==> flow/design.v <==
module incline_sat(
    input [12:0] incline,
    output [9:0] incline_sat
);
assign incline_sat = (~incline[12] && |incline[12:9]) ? 10'h1FF : 
                    (incline[12] && ~(&incline[12:9])) ? 10'h200 : incline[9:0];
endmodule
module desiredDrive(
    input [11:0] avg_torque,
    input [4:0] cadence,
    input not_pedaling,
    input [12:0] incline,
    input [2:0] scale,
    output [11:0] target_curr
);
localparam TORQUE_MIN = 12'h380;
localparam TOO_SMALL = 5'h05;
logic [9:0] inc_sat;
incline_sat i1( .incline(incline), .incline_sat(inc_sat));
logic [10:0] incline_factor;
assign incline_factor = {inc_sat[9], inc_sat[9:0]} + 11'd256;
logic [8:0] incline_factor_limit;
assign incline_factor_limit = (incline_factor[10] == 1'b1) ? 9'h000 : (incline_factor[9]) ? 9'h1FF : incline_factor[8:0];
logic [5:0] cadence_factor;
assign cadence_factor = (|cadence[4:1]) ? ({1'b0, cadence} + 6'd32) : 6'h00;
logic [12:0]torque_off;
assign torque_off = {1'b0, avg_torque} - {1'b0, TORQUE_MIN};
logic [12:0] torque_pos;
assign torque_pos = (torque_off[12] == 1'b1) ? 12'h000 : torque_off[11:0];
logic [30:0]assist_prod;
assign assist_prod = not_pedaling ? 30'h00000000 : (torque_pos * incline_factor_limit * cadence_factor * scale);
assign target_curr = (|assist_prod[29:27]) ? 12'hFFF : assist_prod[26:15];
endmodule
module desiredDrive_reg(
    input clk, rst_n,
    input [11:0] avg_torque,
    input [4:0] cadence,
    input not_pedaling,
    input [12:0] incline,
    input [2:0] scale,
    output logic [11:0] target_curr
);
logic [11:0] avg_torque_r;
logic [4:0] cadence_r;
logic not_pedaling_r;
logic [12:0] incline_r;
logic [2:0] scale_r;
logic [11:0] target_curr_nxt;
always_ff @(posedge clk, negedge rst_n) begin
    if (!rst_n) begin
        avg_torque_r <= 12'h000;
        cadence_r <= 5'h00;
        not_pedaling_r <= 1'b0;
        incline_r <= 13'h0000;
        scale_r <= 3'h0;
    end
    else begin
        avg_torque_r <= avg_torque;
        cadence_r <= cadence;
        not_pedaling_r <= not_pedaling;
        incline_r <= incline;
        scale_r <= scale;
    end
end
desiredDrive iDD(.avg_torque(avg_torque_r), .cadence(cadence_r), .not_pedaling(not_pedaling_r),
                 .incline(incline_r), .scale(scale_r), .target_curr(target_curr_nxt));
always_ff @(posedge clk, negedge rst_n) begin
    if (!rst_n)
        target_curr <= 12'h000;
    else
        target_curr <= target_curr_nxt;
end
endmodule
==> Tool chain data of desiredDrive_reg <==
The steps from the RTL of desiredDrive_reg to its reports follow in flow order.
Line numbers count from 1 in the design file above.
Operators: Yosys type, input widths -> output width; for muxes data width and select width s.
Cell names lack the library's common part.
{ "design": {"top": "desiredDrive_reg", "clk_port": "clk", "library": "sky130hd", "corner": "tt_025C_1v80"} }

==> Word-level counts <==
Counts by Yosys on the flattened word-level netlist (proc, flatten, opt, wreduce; memories kept). Register bits leave out memories and registers merged into their read ports (data or address); mux counts leave out enables and synchronous resets folded into registers. Print and check cells are left out. Cells with the same type and inputs are merged into one.
{ "word_totals": {"word_cells": 28, "out_inout_bits": 12, "register_bits": 46, "inputBits": 36} }
{ "classes": {"n_mux": 8, "addsub": 3, "reduce_logical": 6, "bitwise": 2, "multipliers": 3} }
{ "op_table": {"columns": ["op", "n"], "rows": [
  ["$mul 12x9->21", 1],
  ["$mul 31x6->31", 1],
  ["$mul 31x3->30", 1],
  ["$mux 30", 1],
  ["$mux 12", 2],
  ["$mux 10", 2],
  ["$mux 9", 2],
  ["$sub 12x10->13 const B", 1],
  ["$add 10x10->11 const B", 1],
  ["$reduce_or 4->1", 2],
  ["$add 5x6->6 const B", 1],
  ["$mux 6", 1],
  ["$reduce_and 4->1", 1],
  ["$reduce_or 3->1", 1],
  ["$logic_and 1x1->1", 2],
  ["$not 1->1", 2]
]} }

==> Longest topological paths <==
Longest topological path by Yosys (ltp), each cell counted once; first at word level (registers and memories cut), then after technology mapping (sequential cells cut; the memories' decode and read muxes count).
{ "logic_depth": {"word_depth": 14, "abc_area": 0, "ltp_mapped": 55, "mapped_depth_nobuf": 53} }

==> Mapped cells and area <==
Source: synth_stat.txt of the flow (Yosys; design flattened, memories mapped). It holds for the ABC_AREA given above (unset counts as 0); a run with the other value may have another netlist.
The area totals of this step are shown rounded.
{ "types": {"columns": ["type", "n", "type_area_um2"], "rows": [
  ["fa_1", 174, 3.48E+03],
  ["ha_1", 109, 1.36E+03],
  ["dfrtp_1", 46, 1.15E+03],
  ["inv_1", 249, 934.646],
  ["nand2_1", 201, 754.474],
  ["and2_1", 60, 375.36],
  ["nor2_1", 81, 304.042],
  ["a21oi_1", 51, 255.245],
  ["xnor2_1", 26, 227.718],
  ["a21o_1", 30, 225.216],
  ["nand3_1", 40, 200.192],
  ["xor2_1", 19, 166.41],
  ["o21ai_0", 32, 160.154],
  ["clkbuf_1", 35, 131.376],
  ["nor3_1", 19, 95.091],
  ["a2111oi_4", 3, 82.579],
  ["nor2b_1", 13, 81.328],
  ["a211oi_1", 10, 75.072]
]} }
Not listed: further types 47, cells in them 126.
{ "mapped": {"ff_cells": 46, "seqArea_um2": 1200, "area_um2": 11000, "stdcells": 1324} }
By module: a second synthesis without flattening, with its own total; a netlist apart from the flattened one above.
{ "hier_totals": {"cells_unflattened": 1304, "hier_area_um2": 11000} }
Rows give one instance, submodules left out.
{ "modules": {"columns": ["module", "cells", "mod_area_um2", "instances"], "rows": [
  ["desiredDrive", 1224, 9500, 1],
  ["desiredDrive_reg", 46, 1200, 1],
  ["incline_sat", 34, 240, 1]
]} }

==> Worst setup path after synthesis <==
Source: OpenSTA report_checks on the synthesized netlist (no wires, ideal clock, input and output delay 20% of the period each), path of least setup slack; recovery checks are left aside. Register names are those of the netlist, which keeps one name where synthesis merged equal registers.
{ "synth_timing": {"kind": "register to register", "startpoint": "reg incline_r[11]", "endpoint": "reg (no name shown)", "path_delay_ns": 11.418, "setup_slack_ns": 1.582, "path_stages": 50, "arrival_ns": 11.286, "tclk_ns": 13.0, "required_ns": 12.868, "launch_ns": 0.000, "synth_period_reached_ns": 11.418} }
"path_delay_ns" is the arrival time less input delay plus setup time.
"path_stages" counts driving pins, that of a launching flip-flop among them; a cell with two outputs on the path counts twice.
"synth_period_reached_ns" = period - worst setup slack (recovery checks aside). The figure is calculated, with input and output delays left at 20% of the set period.
The rows between start and end are the longest chain of elaborated cells between them; the timing report does not say that the signal goes this way. Where chains are equally long, one stands for them.
Each line given opens the expression or statement behind the cell; cells for indexed reads and writes are added by Yosys, which also makes memories of some case tables.
{ "synth_via": {"cell_sequence": "dfrtp_1 -> nor3_1 -> nor2_1 -> a21o_1 -> ha_1 -> nor2_1 -> clkbuf_1 -> a21o_1 -> clkbuf_1 -> nor2_1 -> fa_1 -> inv_1 -> fa_1 -> inv_1 -> fa_1 -> inv_1 -> fa_1 -> inv_1 -> (+14 left out) -> a21o_1 -> a2111oi_4 -> o32ai_2 -> a21oi_1 -> inv_1 -> a21oi_1 -> xnor2_1 -> nand2_1 -> fa_1 -> inv_1 -> ha_1 -> nand4_1 -> a2111oi_4 -> or2_2 -> o2111ai_1 -> a211oi_2 -> buf_6 -> o21ai_0", "elab_chain_len": 14, "cone_cells": 16, "lines_between": 6} }
{ "synth_lines": {"columns": ["item", "line_no", "source"], "rows": [
  ["start, declared", 46, "logic [12:0] incline_r;"],
  ["start, assigned", 54, "incline_r <= 13'h0000;"],
  ["start, assigned", 61, "incline_r <= incline;"],
  ["$reduce_and 4->1", 6, "(incline[12] && ~(&incline[12:9])) ? 10'h200 : incline[9:0];"],
  ["$not 1->1", 6, null],
  ["$logic_and 1x1->1", 6, null],
  ["$mux 10", 6, null],
  ["$mux 10", 5, "assign incline_sat = (~incline[12] && |incline[12:9]) ? 10'h1FF :"],
  ["$add 10x10->11", 21, "assign incline_factor = {inc_sat[9], inc_sat[9:0]} + 11'd256;"],
  ["$mux 9 x2", 23, "assign incline_factor_limit = (incline_factor[10] == 1'b1) ? 9'h000 : (incline_factor[9]) ? 9'h1FF : incline_f ..."],
  ["$mul 12x9->21", 31, "assign assist_prod = not_pedaling ? 30'h00000000 : (torque_pos * incline_factor_limit * cadence_factor * scale ..."],
  ["$mul 31x6->31", 31, null],
  ["$mul 31x3->30", 31, null],
  ["$mux 30", 31, null],
  ["$reduce_or 3->1", 32, null],
  ["$mux 12", 32, null],
  ["end, assigned", 69, null],
  ["end, assigned", 71, null],
  ["end, declared", 41, null]
]} }

==> Worst path after layout <==
Path of least setup slack in the final report of flow run A (OpenROAD, finished layout, wires in). Where an end is a register, its clock arrival counts in the times.
{ "layout_timing": {"kind": "register to register", "startpoint": "reg incline_r[11]", "endpoint": "reg (no name shown)", "setup_slack_ns": 2.54, "tclk_ns": 18.1, "path_stages": 51, "arrival_ns": 15.70, "launch_ns": 0.32, "required_ns": 18.24} }
The rows between start and end are the longest chain of elaborated cells between them; the timing report does not say that the signal goes this way. Where chains are equally long, one stands for them.
{ "layout_via": {"cell_sequence": "dfrtp_1 -> nor3_1 -> nor2_1 -> a21o_1 -> ha_1 -> nor2_1 -> a21oi_1 -> nand3_1 -> fa_1 -> inv_1 -> ha_1 -> ha_1 -> inv_1 -> fa_1 -> inv_1 -> ha_1 -> inv_1 -> fa_1 -> (+15 left out) -> and4_1 -> o21ai_0 -> o32ai_2 -> a21oi_1 -> o211ai_1 -> a21oi_1 -> xnor2_1 -> nand2_1 -> fa_1 -> inv_1 -> ha_1 -> nand2_1 -> o21ai_0 -> nand3_1 -> nand2_1 -> and4b_1 -> a211oi_2 -> o21ai_0", "elab_chain_len": 14, "cone_cells": 16, "lines_between": 6} }
{ "layout_lines": {"columns": ["item", "line_no", "source"], "rows": [
  ["start, declared", 46, "logic [12:0] incline_r;"],
  ["start, assigned", 54, "incline_r <= 13'h0000;"],
  ["start, assigned", 61, "incline_r <= incline;"],
  ["$reduce_and 4->1", 6, "(incline[12] && ~(&incline[12:9])) ? 10'h200 : incline[9:0];"],
  ["$not 1->1", 6, null],
  ["$logic_and 1x1->1", 6, null],
  ["$mux 10", 6, null],
  ["$mux 10", 5, "assign incline_sat = (~incline[12] && |incline[12:9]) ? 10'h1FF :"],
  ["$add 10x10->11", 21, "assign incline_factor = {inc_sat[9], inc_sat[9:0]} + 11'd256;"],
  ["$mux 9 x2", 23, "assign incline_factor_limit = (incline_factor[10] == 1'b1) ? 9'h000 : (incline_factor[9]) ? 9'h1FF : incline_f ..."],
  ["$mul 12x9->21", 31, "assign assist_prod = not_pedaling ? 30'h00000000 : (torque_pos * incline_factor_limit * cadence_factor * scale ..."],
  ["$mul 31x6->31", 31, null],
  ["$mul 31x3->30", 31, null],
  ["$mux 30", 31, null],
  ["$reduce_or 3->1", 32, null],
  ["$mux 12", 32, null],
  ["end, assigned", 69, null],
  ["end, assigned", 71, null],
  ["end, declared", 41, null]
]} }

Hand-over note for desiredDrive_reg

Flow measurements of desiredDrive_reg on sky130hd: 5 stored runs with different settings, listed in no order. Input and output delays are each 20% of the period that was set; the output load is 0.01 pF.
"reached clock period" is the run's clock period less its worst setup slack. It is reckoned from that one timing run; input and output delays stay at 20% of the period that was set.
"time on the worst setup path" is the time allowed to the run's worst setup path (the clock period less input and output delay, where it has them) less its slack. Clock arrival times count: a late capture clock shortens it, a late launch clock lengthens it.
Results are given in rounded form.

==> flow run A: settings <==
{ "CELL_PAD_IN_SITES_DETAIL_PLACEMENT": 2, "CORE_ASPECT_RATIO": 1.27, "CORE_UTILIZATION": 23, "CTS_CLUSTER_SIZE": 36, "PLACE_DENSITY": 0.78, "period_ns": 18.1, "CAP_MARGIN": 20, "CORE_MARGIN": 2, "SLEW_MARGIN": 20 }
==> flow run A: results <==
standard-cell area after routing: 12000 µm²
worst setup slack after layout: 2.5 ns
post-synthesis cell area: 11000 µm²
time on the worst setup path: 15.56 ns
worst path kind: register to register
reached clock period: 15.557 ns
overall die area: 50000 µm²

==> flow run B: settings <==
{ "CORE_UTILIZATION": 40, "period_ns": 10.7, "CAP_MARGIN": 20, "CORE_MARGIN": 2, "SLEW_MARGIN": 20 }
==> flow run B: results <==
standard-cell area after routing: 14000 µm²
worst setup slack after layout: -0.55 ns
post-synthesis cell area: 11000 µm²
time on the worst setup path: 11.25 ns
worst path kind: register to register
reached clock period: 11.245 ns
overall die area: 29000 µm²

==> flow run C: settings <==
{ "ABC_AREA": 1, "CORE_UTILIZATION": 40, "CTS_CLUSTER_DIAMETER": 31, "HOLD_SLACK_MARGIN": 0.19, "TNS_END_PERCENT": 100, "period_ns": 13.0, "CAP_MARGIN": 20, "CORE_MARGIN": 2, "SLEW_MARGIN": 20 }
==> flow run C: results <==
standard-cell area after routing: 12000 µm²
worst setup slack after layout: 0.86 ns
post-synthesis cell area: 11000 µm²
time on the worst setup path: 12.14 ns
worst path kind: register to register
reached clock period: 12.136 ns
overall die area: 29000 µm²

==> flow run D: settings <==
{ "ABC_AREA": 0, "CAP_MARGIN": 15, "CORE_UTILIZATION": 39, "GPL_ROUTABILITY_DRIVEN": 0, "GPL_TIMING_DRIVEN": 1, "MAX_ROUTING_LAYER": "met4", "PLACE_DENSITY_LB_ADDON": 0.24, "SETUP_SLACK_MARGIN": 2.67, "SLEW_MARGIN": 35, "TNS_END_PERCENT": 90, "period_ns": 14.5, "CORE_MARGIN": 2 }
==> flow run D: results <==
standard-cell area after routing: 13000 µm²
worst setup slack after layout: 3.0 ns
post-synthesis cell area: 11000 µm²
time on the worst setup path: 11.50 ns
worst path kind: register to register
reached clock period: 11.501 ns
overall die area: 30000 µm²

==> flow run E: settings <==
{ "ABC_AREA": 0, "CAP_MARGIN": 0, "CORE_MARGIN": 8, "CORE_UTILIZATION": 39, "CTS_CLUSTER_DIAMETER": 198, "CTS_CLUSTER_SIZE": 43, "GPL_ROUTABILITY_DRIVEN": 0, "GPL_TIMING_DRIVEN": 1, "MAX_ROUTING_LAYER": "met4", "PLACE_DENSITY_LB_ADDON": 0.21, "SETUP_SLACK_MARGIN": 2.67, "SLEW_MARGIN": 35, "TNS_END_PERCENT": 90, "period_ns": 14.5 }
==> flow run E: results <==
standard-cell area after routing: 13000 µm²
worst setup slack after layout: 3.1 ns
post-synthesis cell area: 11000 µm²
time on the worst setup path: 11.39 ns
worst path kind: register to register
reached clock period: 11.392 ns
overall die area: 34000 µm²

End of note.
